==> flow/design.v <==
`timescale 1ns / 1ps
module uart_rx(
               input               clk          ,		 
               input               rst_n        ,	
               input               din          ,
               output  reg [7:0]    dout         ,		
               output  reg         dout_vld     
               );
parameter    	   BPS	  =	217;	 
reg   [14:0]        cnt0         ;
wire                add_cnt0     ;
wire                end_cnt0     ;
reg   [ 3:0]        cnt1         ;
wire                add_cnt1     ;
wire                end_cnt1     ;
reg                 rx0          ;	
reg                 rx1          ;	
reg                 rx2          ;	
wire                rx_en        ;
reg                 flag_add     ;
always @ (posedge clk or negedge rst_n) begin
	if(!rst_n) begin
		rx0 <= 1'b1;
        rx1 <= 1'b1;
        rx2 <= 1'b1;
	end
	else begin
		rx0 <= din;
        rx1 <= rx0;
        rx2 <= rx1;
	end
end
assign rx_en = rx2 & ~rx1;	
always @(posedge clk or negedge rst_n)begin
    if(!rst_n)begin
        cnt0 <= 0;
    end
    else if(add_cnt0)begin
        if(end_cnt0)
            cnt0 <= 0;
        else
            cnt0 <= cnt0 + 1;
    end
end
assign add_cnt0 = flag_add;
assign end_cnt0 = add_cnt0 && cnt0==BPS-1 ;
always @(posedge clk or negedge rst_n)begin 
    if(!rst_n)begin
        cnt1 <= 0;
    end
    else if(add_cnt1)begin
        if(end_cnt1)
            cnt1 <= 0;
        else
            cnt1 <= cnt1 + 1;
    end
end
assign add_cnt1 = end_cnt0;
assign end_cnt1 = add_cnt1 && cnt1==9-1 ;  
always @ (posedge clk or negedge rst_n)begin
	if(!rst_n) begin
		flag_add <= 1'b0;
	end
	else if(rx_en) begin		
		flag_add <= 1'b1;	
	end
    else if(end_cnt1) begin		
		flag_add <= 1'b0;	
	end
end
always @ (posedge clk or negedge rst_n)begin
	if(!rst_n) begin
		dout <= 8'd0;
	end
	else if(add_cnt0 && cnt0==BPS/2-1 && cnt1!=0) begin		 
	    dout[cnt1-1]<= rx2 ;
	end
end
always @ (posedge clk or negedge rst_n)begin
	if(!rst_n) begin
		dout_vld <= 1'b0;
	end
    else if(end_cnt1) begin		
		dout_vld <= 1'b1;	
	end
	else begin	
        dout_vld <= 1'b0;			
	end
end
endmodule
`timescale 1ns / 1ps
module uart_tx(
                 input             clk    ,			
                 input             rst_n  ,		
                 input [7:0]       din    ,
                 input             din_vld,	  
                 output reg        rdy    ,   
                 output reg        dout   
             );
parameter         BPS    = 217;
reg   [7:0]       tx_data_tmp;	
reg               flag_add   ;
reg   [14:0]      cnt0       ;
wire              add_cnt0   ;
wire              end_cnt0   ;
reg   [ 3:0]      cnt1       ;
wire              add_cnt1   ;
wire              end_cnt1   ;
wire  [ 9:0]      data       ;
always  @(posedge clk or negedge rst_n)begin
    if(rst_n==1'b0)begin
        flag_add <= 0;
    end
    else if(flag_add==0 && din_vld)begin
        flag_add <= 1;
    end
    else if(end_cnt1)begin
        flag_add <= 0;
    end
end
always @(posedge clk or negedge rst_n)begin
    if(!rst_n)begin
        cnt0 <= 0;
    end
    else if(add_cnt0)begin
        if(end_cnt0)
            cnt0 <= 0;
        else
            cnt0 <= cnt0 + 1;
    end
end
assign add_cnt0 = flag_add;
assign end_cnt0 = add_cnt0 && cnt0==BPS-1 ;
always @(posedge clk or negedge rst_n)begin 
    if(!rst_n)begin
        cnt1 <= 0;
    end
    else if(add_cnt1)begin
        if(end_cnt1)
            cnt1 <= 0;
        else
            cnt1 <= cnt1 + 1;
    end
end
assign add_cnt1 = end_cnt0;
assign end_cnt1 = add_cnt1 && cnt1==10-1 ;
always @ (posedge clk or negedge rst_n) begin
	if(!rst_n) begin
		tx_data_tmp <=8'd0;
	end
	else if(flag_add==1'b0 && din_vld) begin	
		tx_data_tmp <= din;	
	end
end
always @ (posedge clk or negedge rst_n) begin
	if(!rst_n) begin
		dout <= 1'b1;
	end
	else if(add_cnt0 && cnt0==1-1)begin
        dout<= data[cnt1];
    end 
end
assign  data = {1'b1,tx_data_tmp,1'b0};  
always  @(*)begin
    if(din_vld || flag_add)
        rdy = 1'b0;
    else
        rdy = 1'b1;
end
endmodule
module  uart_top(
								input  clk,
								input  rst_n,
								input  din,
								input sw8,
								output  reg  [23:0] pic_out,
								output  reg [16:0] addr,
								output  reg wr_ram,
								output  tx,
								output  reg pic_done,    
								output  reg  pic_download,    
								output  reg [7:0] rgb_led
								);
	wire   dout_vld;
	wire  [7:0] dout;
	reg [3:0] code_p;
	reg  [4:0]  cnt;
	reg  [3:0]  state;
	wire  [3:0]  code;
	wire [7:0]  temp;
	reg [23:0] pic_reg;
	parameter  monitor=0;   
	parameter  second=1 ;
	parameter  third=2 ;
	parameter   fouth=3;
	parameter   fiveth=4;
	parameter   sixth=5;
	parameter   send=6;
	parameter   stop=7;
	assign temp=(dout>8'd57)?(dout-8'd87):(dout-8'd48);
	assign code=temp[3:0];
	always  @ (posedge clk or negedge rst_n)
	    begin
			if  (!rst_n)
			   begin
			      state<=monitor;
				  wr_ram<=1;
				  pic_out<=0;
				  addr<=0;
				  pic_done<=0;
				  end
			else
	case (state)
	monitor:	begin
				   if (dout_vld)
						begin
						    wr_ram<=1;	
							pic_reg[23:20]<=code;
							state<=second;
							code_p<=code;
						end
				 else
				          state<=monitor;
					end
	second:	begin
					if (dout_vld)
							begin
								pic_reg[19:16]<=code;
								state<=third;
								rgb_led<={code_p,code};
							end
					else
							state<=second;
					end
		third:		begin
					if (dout_vld)
						begin
							pic_reg[15:12]<=code;
							state<=fouth;
							code_p<=code;
						end
					else
						state<=third;
					end
		fouth:		begin
					if (dout_vld)
						begin
							pic_reg[11:8]<=code;
							state<=fiveth;
							rgb_led<={code_p,code};
						end
					else
						state<=fouth;
					end
		fiveth:		begin
					if (dout_vld)
						begin
							pic_reg[7:4]<=code;
							state<=sixth;
							code_p<=code;
						end
					else
						state<=fiveth;
					end
        sixth:		begin
					if (dout_vld)
						begin
							pic_reg[3:0]<=code;
							state<=send;
							rgb_led<={code_p,code};
						end
					else
						state<=sixth;
					end
		send: 	 begin
						wr_ram<=0;
						pic_out<=pic_reg;
						if (addr<479)
							begin
								addr<=addr+1;								
								pic_done<=0;
								state<=monitor;
							end
			         else if (addr==479)
					        begin								 
							     addr<=0;		
								 pic_done<=1;
								 state<=stop;								
							end	 
						end
		stop:  begin
					if  (sw8==1)
					    state<=monitor;
					else
						begin
						state<=stop;
						end
				  end
		     endcase
		end
		always  @ (posedge  clk or negedge rst_n)
		    begin
				if (!rst_n)
					cnt<=0;
				else if (state==send)
				    cnt<=cnt+1;
			    else 
					cnt<=cnt;
			end
		always  @ (posedge  clk or negedge rst_n)
			begin
				if (!rst_n)
					pic_download<=1;
		   else if (cnt>=15)
					pic_download<=0;
			else
					pic_download<=1;
			end
		uart_rx #(.BPS(16)) uart_rx(
								.clk(clk),
								.rst_n(rst_n),
								.din(din),
								.dout(dout),
								.dout_vld(dout_vld)
								);
	   uart_tx #(.BPS(16)) uart_tx(
                              .clk(clk)    ,			
                              .rst_n(rst_n)  ,		
							  .din_vld(dout_vld)    ,
							  .din(dout),
							  .dout(tx),
							  .rdy()
							); 
		endmodule 
# Tool chain data of uart_top
# Tool output for the design above before and after an edit, in the order of the flow.
# Lines under "before" count in the file above, lines under "after" in the edited file.
# "change": "after" minus "before" as printed here. "rel_change_pct": 100 x difference / "before".
# Operators: Yosys type, input widths -> output width; for muxes data width and select width s.
# Cell names lack the library's common part.
# Not given: -
[design]
design = "uart_top"
clk_port = "clk"
lib = "sky130hd"
corner = "tt_025C_1v80"

# The edit
# The edit as a unified diff against the file above.
# The edit is scripted: it alters the design's behaviour and was not made to optimise anything.
# begin of diff
@@ -198,5 +198,5 @@
 	parameter   send=6;
 	parameter   stop=7;
-	assign temp=(dout>8'd57)?(dout-8'd87):(dout-8'd48);
+	assign temp=(dout-8'd48);
 	assign code=temp[3:0];
 	always  @ (posedge clk or negedge rst_n)
# end of diff

# After elaboration
# Yosys after proc, flatten, opt, wreduce and memory -nomap, before mapping. Memory bits, and registers merged into a memory's read port (data or address), are not among the register bits. Print and check cells are not counted.
[word_totals]
columns = ["item", "before", "after", "change", "rel_change_pct"]
rows = [
  ["ff_bits", 150, 150, 0, 0.00],
  ["in_bits", 4, 4, 0, 0.00],
  ["output_inout_bits", 53, 53, 0, 0.00],
  ["wordCells", 129, 126, -3, -2.33],
]
[op_classes]
columns = ["item", "before", "after", "change", "rel_change_pct"]
rows = [
  ["n_addsub", 10, 9, -1, -10.00],
  ["n_cmp", 3, 2, -1, -33.33],
  ["equal", 17, 17, 0, 0.00],
  ["shifts", 3, 3, 0, 0.00],
  ["n_mux", 31, 30, -1, -3.23],
  ["logic", 6, 6, 0, 0.00],
  ["n_reduce_logical", 31, 31, 0, 0.00],
]
[op_table]
columns = ["op", "before", "after", "change", "rel_change_pct"]
rows = [
  ["$mux 4", 7, 6, -1, -14.29],
  ["$gt 8x6->1 const B", 1, 0, -1, -100.00],
  ["$sub 4x3->4 const B", 1, 0, -1, -100.00],
]
# Unchanged operator kinds not shown: 44.

# Logic depth
# Longest topological path by Yosys (ltp), each cell counted once; first at word level (registers and memories cut), then after technology mapping (sequential cells cut; the memories' decode and read muxes count).
[depth]
columns = ["item", "before", "after", "change", "rel_change_pct"]
rows = [
  ["word_depth", 6, 6, 0, 0.00],
  ["ABC_AREA", "0", "0", "-", "-"],
  ["depth_mapped", 13, 13, 0, 0.00],
  ["depth_no_buf", 12, 12, 0, 0.00],
]

# Netlist
# The flow's flattened synthesis, as Yosys stat reports it; memories are mapped. The netlist is that of the ABC_AREA named above (0 if unset); the other value can give another one.
[mapped]
columns = ["item", "before", "after", "change", "rel_change_pct"]
rows = [
  ["cell_count", 528, 516, -12, -2.27],
  ["area_um2", 6656.4, 6643.9, -12.5, -0.19],
  ["seq_area_um2", 4042.6, 4042.6, 0.0, 0.00],
  ["flip_flops", 154, 154, 0, 0.00],
  ["buffers", 22, 24, 2, 9.09],
]
[types]
columns = ["type", "before", "after", "change", "rel_change_pct"]
rows = [
  ["nor4_1", 18, 5, -13, -72.22],
  ["nand2_1", 42, 34, -8, -19.05],
  ["and4_1", 1, 7, 6, 600.00],
  ["nor2_1", 27, 22, -5, -18.52],
  ["xor2_1", 16, 11, -5, -31.25],
  ["inv_1", 21, 17, -4, -19.05],
  ["nor3_1", 9, 13, 4, 44.44],
  ["nor4_2", 0, 4, 4, "-"],
  ["ha_1", 22, 19, -3, -13.64],
  ["nand3_1", 20, 17, -3, -15.00],
  ["o21ai_0", 15, 18, 3, 20.00],
  ["a21oi_1", 9, 12, 3, 33.33],
  ["nand4_1", 9, 12, 3, 33.33],
  ["or3_1", 8, 5, -3, -37.50],
  ["a211o_1", 4, 1, -3, -75.00],
  ["nand4b_1", 3, 6, 3, 100.00],
  ["nor3b_1", 3, 0, -3, -100.00],
  ["o31ai_1", 1, 4, 3, 300.00],
]
# Unchanged cell types not shown: 12.
# The list need not be complete.
# The figures by module come from a second, unflattened synthesis with its own total; it is not the netlist above.
[unflattened]
columns = ["item", "before", "after", "change", "rel_change_pct"]
rows = [
  ["hier_cells", 532, 509, -23, -4.32],
  ["hier_area_um2", 6855.3, 6742.7, -112.6, -1.64],
]
# Rows give one instance, submodules left out.
[by_module_before]
columns = ["mod", "n_inst", "cells", "area_um2", "seq_area_um2"]
rows = [
  ["uart_top", 1, 242, 3636.0, 2511.2],
  ["uart_rx (BPS=16)", 1, 167, 1789.2, 804.5],
  ["uart_tx (BPS=16)", 1, 123, 1430.1, 726.9],
]
[by_module_after]
columns = ["mod", "n_inst", "cells", "area_um2", "seq_area_um2"]
rows = [
  ["uart_top", 1, 218, 3527.1, 2511.2],
  ["uart_rx (BPS=16)", 1, 167, 1789.2, 804.5],
  ["uart_tx (BPS=16)", 1, 124, 1426.4, 726.9],
]

# Path before layout
# Source: OpenSTA report_checks on the synthesized netlist (no wires, ideal clock, input and output delay 20% of the period each), path of least setup slack; recovery checks are left aside. Register names are those of the netlist, which keeps one name where synthesis merged equal registers.
[synth_timing]
columns = ["item", "before", "after", "change", "rel_change_pct"]
rows = [
  ["path_kind", "flip-flop to flip-flop", "flip-flop to flip-flop", "-", "-"],
  ["from", "register uart_rx.cnt1[0]", "register uart_rx.cnt1[0]", "-", "-"],
  ["to", "register uart_rx.dout[3]", "register uart_rx.dout[5]", "-", "-"],
  ["tclk_ps", 10000, 10000, 0, 0.00],
  ["setup_ps", 128, 128, 0, "-"],
  ["t_first_pin_ps", 0, 0, 0, "-"],
  ["t_arrival_ps", 3228, 3432, 204, 6.32],
  ["required_ps", 9872, 9872, 0, 0.00],
  ["slack_ps", 6644, 6440, -204, "-"],
  ["delay_ps", 3356, 3560, 204, 6.08],
  ["path_stages", 11, 12, 1, 9.09],
  ["n_path_buf", 1, 2, 1, 100.00],
  ["period_less_setup_slack_ps", 3356, 3560, 204, 6.08],
]
# "delay_ps" = arrival - input delay + setup time.
# "path_stages" counts driving pins, that of a launching flip-flop among them; a cell with two outputs on the path counts twice.
# "period_less_setup_slack_ps" is the clock period less the worst setup slack; recovery checks do not enter. This is arithmetic on one report: input and output delays are still those of the set period (20% each).
# The rows between start and end are the longest chain of elaborated cells between them; the timing report does not say that the signal goes this way. Where chains are equally long, one stands for them.
# Each line given opens the expression or statement behind the cell; cells for indexed reads and writes are added by Yosys, which also makes memories of some case tables.
# A register here has more assigning lines than the two given.
# Lines with a computed index may be missing from the assigning lines.
[synth_between_before]
cell_sequence = "dfrtp_1 -> buf_2 -> inv_1 -> ha_1 -> or3b_2 -> ha_1 -> or4b_4 -> nor4_4 -> nand3_2 -> nor4_1 -> mux2_1"
elab_chain_cells = 6
cells_between = 9
lines_between = 2
cone_classes = "add/sub (2); shift (2); logic (3); reduce/logical (2)"
[synth_rtl_before]
columns = ["item", "line", "rtl"]
rows = [
  ["start: declaration", 13, "reg   [ 3:0]        cnt1         ;"],
  ["start: assignment", 49, "cnt1 <= 0;"],
  ["start: assignment", 55, "cnt1 <= cnt1 + 1;"],
  ["$sub 4x1->5", 76, "dout[cnt1-1]<= rx2 ;"],
  ["$neg 32->33", 76, ""],
  ["$shift 1x33->8", 76, ""],
  ["$not 8->8", 76, ""],
  ["$and 8x8->8", 76, ""],
  ["$or 8x8->8", 76, ""],
  ["end: assignment", 73, "dout <= 8'd0;"],
  ["end: declaration", 6, "output reg [7:0] dout ,"],
]
[synth_between_after]
cell_sequence = "dfrtp_1 -> clkbuf_1 -> inv_1 -> ha_1 -> clkbuf_1 -> nand4b_1 -> ha_1 -> or3b_2 -> nor4_4 -> o211ai_2 -> nor3_1 -> mux2_1"
elab_chain_cells = 6
cells_between = 9
lines_between = 2
cone_classes = "add/sub (2); shift (2); logic (3); reduce/logical (2)"
[synth_rtl_after]
columns = ["item", "line", "rtl"]
rows = [
  ["start: declaration", 13, "reg   [ 3:0]        cnt1         ;"],
  ["start: assignment", 49, "cnt1 <= 0;"],
  ["start: assignment", 55, "cnt1 <= cnt1 + 1;"],
  ["$sub 4x1->5", 76, "dout[cnt1-1]<= rx2 ;"],
  ["$neg 32->33", 76, ""],
  ["$shift 1x33->8", 76, ""],
  ["$not 8->8", 76, ""],
  ["$and 8x8->8", 76, ""],
  ["$or 8x8->8", 76, ""],
  ["end: assignment", 73, "dout <= 8'd0;"],
  ["end: declaration", 6, "output reg [7:0] dout ,"],
]

# Worst path after layout
# From the final timing report of the runs of set A: the path of least setup slack in the routed layout; clock arrival at registers is part of the times.
# The path's times are printed in steps of 10 ps; the period is the one set.
[layout_timing]
columns = ["item", "before", "after", "change", "rel_change_pct"]
rows = [
  ["path_kind", "flip-flop to flip-flop", "flip-flop to flip-flop", "-", "-"],
  ["from", "register uart_rx.cnt1[0]", "register uart_rx.cnt1[0]", "-", "-"],
  ["to", "register uart_rx.dout[3]", "register uart_rx.dout[1]", "-", "-"],
  ["tclk_ps", 10000, 10000, 0, 0.00],
  ["setup_ps", 110, 110, 0, "-"],
  ["t_first_pin_ps", 420, 420, 0, 0.00],
  ["t_arrival_ps", 3930, 4110, 180, 4.58],
  ["required_ps", 10300, 10300, 0, 0.00],
  ["slack_ps", 6370, 6190, -180, "-"],
  ["path_stages", 11, 11, 0, 0.00],
  ["n_path_buf", 0, 0, 0, "-"],
]
# The rows between start and end are the longest chain of elaborated cells between them; the timing report does not say that the signal goes this way. Where chains are equally long, one stands for them.
# A register here has more assigning lines than the two given.
# Lines with a computed index may be missing from the assigning lines.
[layout_between_before]
cell_sequence = "dfrtp_1 -> inv_1 -> ha_1 -> xor2_2 -> or3_1 -> ha_1 -> or4b_4 -> nor4_4 -> nand3_2 -> nor4_1 -> mux2_1"
elab_chain_cells = 6
cells_between = 9
lines_between = 2
cone_classes = "add/sub (2); shift (2); logic (3); reduce/logical (2)"
[layout_rtl_before]
columns = ["item", "line", "rtl"]
rows = [
  ["start: declaration", 13, "reg   [ 3:0]        cnt1         ;"],
  ["start: assignment", 49, "cnt1 <= 0;"],
  ["start: assignment", 55, "cnt1 <= cnt1 + 1;"],
  ["$sub 4x1->5", 76, "dout[cnt1-1]<= rx2 ;"],
  ["$neg 32->33", 76, ""],
  ["$shift 1x33->8", 76, ""],
  ["$not 8->8", 76, ""],
  ["$and 8x8->8", 76, ""],
  ["$or 8x8->8", 76, ""],
  ["end: assignment", 73, "dout <= 8'd0;"],
  ["end: declaration", 6, "output reg [7:0] dout ,"],
]
[layout_between_after]
cell_sequence = "dfrtp_1 -> inv_1 -> ha_1 -> xnor2_2 -> nand4b_1 -> ha_1 -> or3b_2 -> nor4_4 -> o211ai_2 -> nor3_1 -> mux2_1"
elab_chain_cells = 6
cells_between = 9
lines_between = 2
cone_classes = "add/sub (2); shift (2); logic (3); reduce/logical (2)"
[layout_rtl_after]
columns = ["item", "line", "rtl"]
rows = [
  ["start: declaration", 13, "reg   [ 3:0]        cnt1         ;"],
  ["start: assignment", 49, "cnt1 <= 0;"],
  ["start: assignment", 55, "cnt1 <= cnt1 + 1;"],
  ["$sub 4x1->5", 76, "dout[cnt1-1]<= rx2 ;"],
  ["$neg 32->33", 76, ""],
  ["$shift 1x33->8", 76, ""],
  ["$not 8->8", 76, ""],
  ["$and 8x8->8", 76, ""],
  ["$or 8x8->8", 76, ""],
  ["end: assignment", 73, "dout <= 8'd0;"],
  ["end: declaration", 6, "output reg [7:0] dout ,"],
]

# Flow runs
# Runs of the flow (Yosys, OpenROAD) on both versions; the two runs of a pair have the same settings. The constraints put input and output delay at 20% of the set period each and load the outputs with 0.01 pF.
[settings_set_A]
CORE_UTILIZATION = 40
period_ns = 10.0
CAP_MARGIN = 20
CORE_MARGIN = 2
SLEW_MARGIN = 20
[results_set_A]
columns = ["item", "before", "after", "change", "rel_change_pct"]
rows = [
  ["synth_chip_area_um2", 6656.4, 6643.9, -12.5, -0.19],
  ["design_die_area_um2", 17689.0, 17657.1, -31.9, -0.18],
  ["final_cell_area_um2", 8006.4, 8016.4, 10.0, 0.12],
  ["fin_ws_ps", 6370, 6191, -179, "-"],
  ["fin_hold_ws_ps", 349, 356, 7, "-"],
  ["power_uw", 1575, 1594, 19, 1.21],
  ["clock_period_reached_ps", 3630, 3809, 179, 4.93],
]
[settings_set_B]
CAP_MARGIN = 30
CORE_MARGIN = 4
CORE_UTILIZATION = 61
CTS_CLUSTER_DIAMETER = 260
GPL_ROUTABILITY_DRIVEN = 1
GPL_TIMING_DRIVEN = 0
PLACE_DENSITY_LB_ADDON = 0.07
period_ns = 3.42
SLEW_MARGIN = 20
[results_set_B]
columns = ["item", "before", "after", "change", "rel_change_pct"]
rows = [
  ["synth_chip_area_um2", 6656.4, 6643.9, -12.5, -0.19],
  ["design_die_area_um2", 12647.3, 12624.8, -22.5, -0.18],
  ["final_cell_area_um2", 8089.0, 8079.0, -10.0, -0.12],
  ["fin_ws_ps", 76, 156, 80, "-"],
  ["power_uw", 4653, 4696, 43, 0.92],
  ["clock_period_reached_ps", 3344, 3264, -80, -2.39],
]
# By "clock_period_reached_ps" is meant the clock period of the run minus its worst setup slack. This is arithmetic on one report: input and output delays are still those of the set period (20% each).
# "power_uw": no workload was simulated; the value follows from the tool's default switching activity.
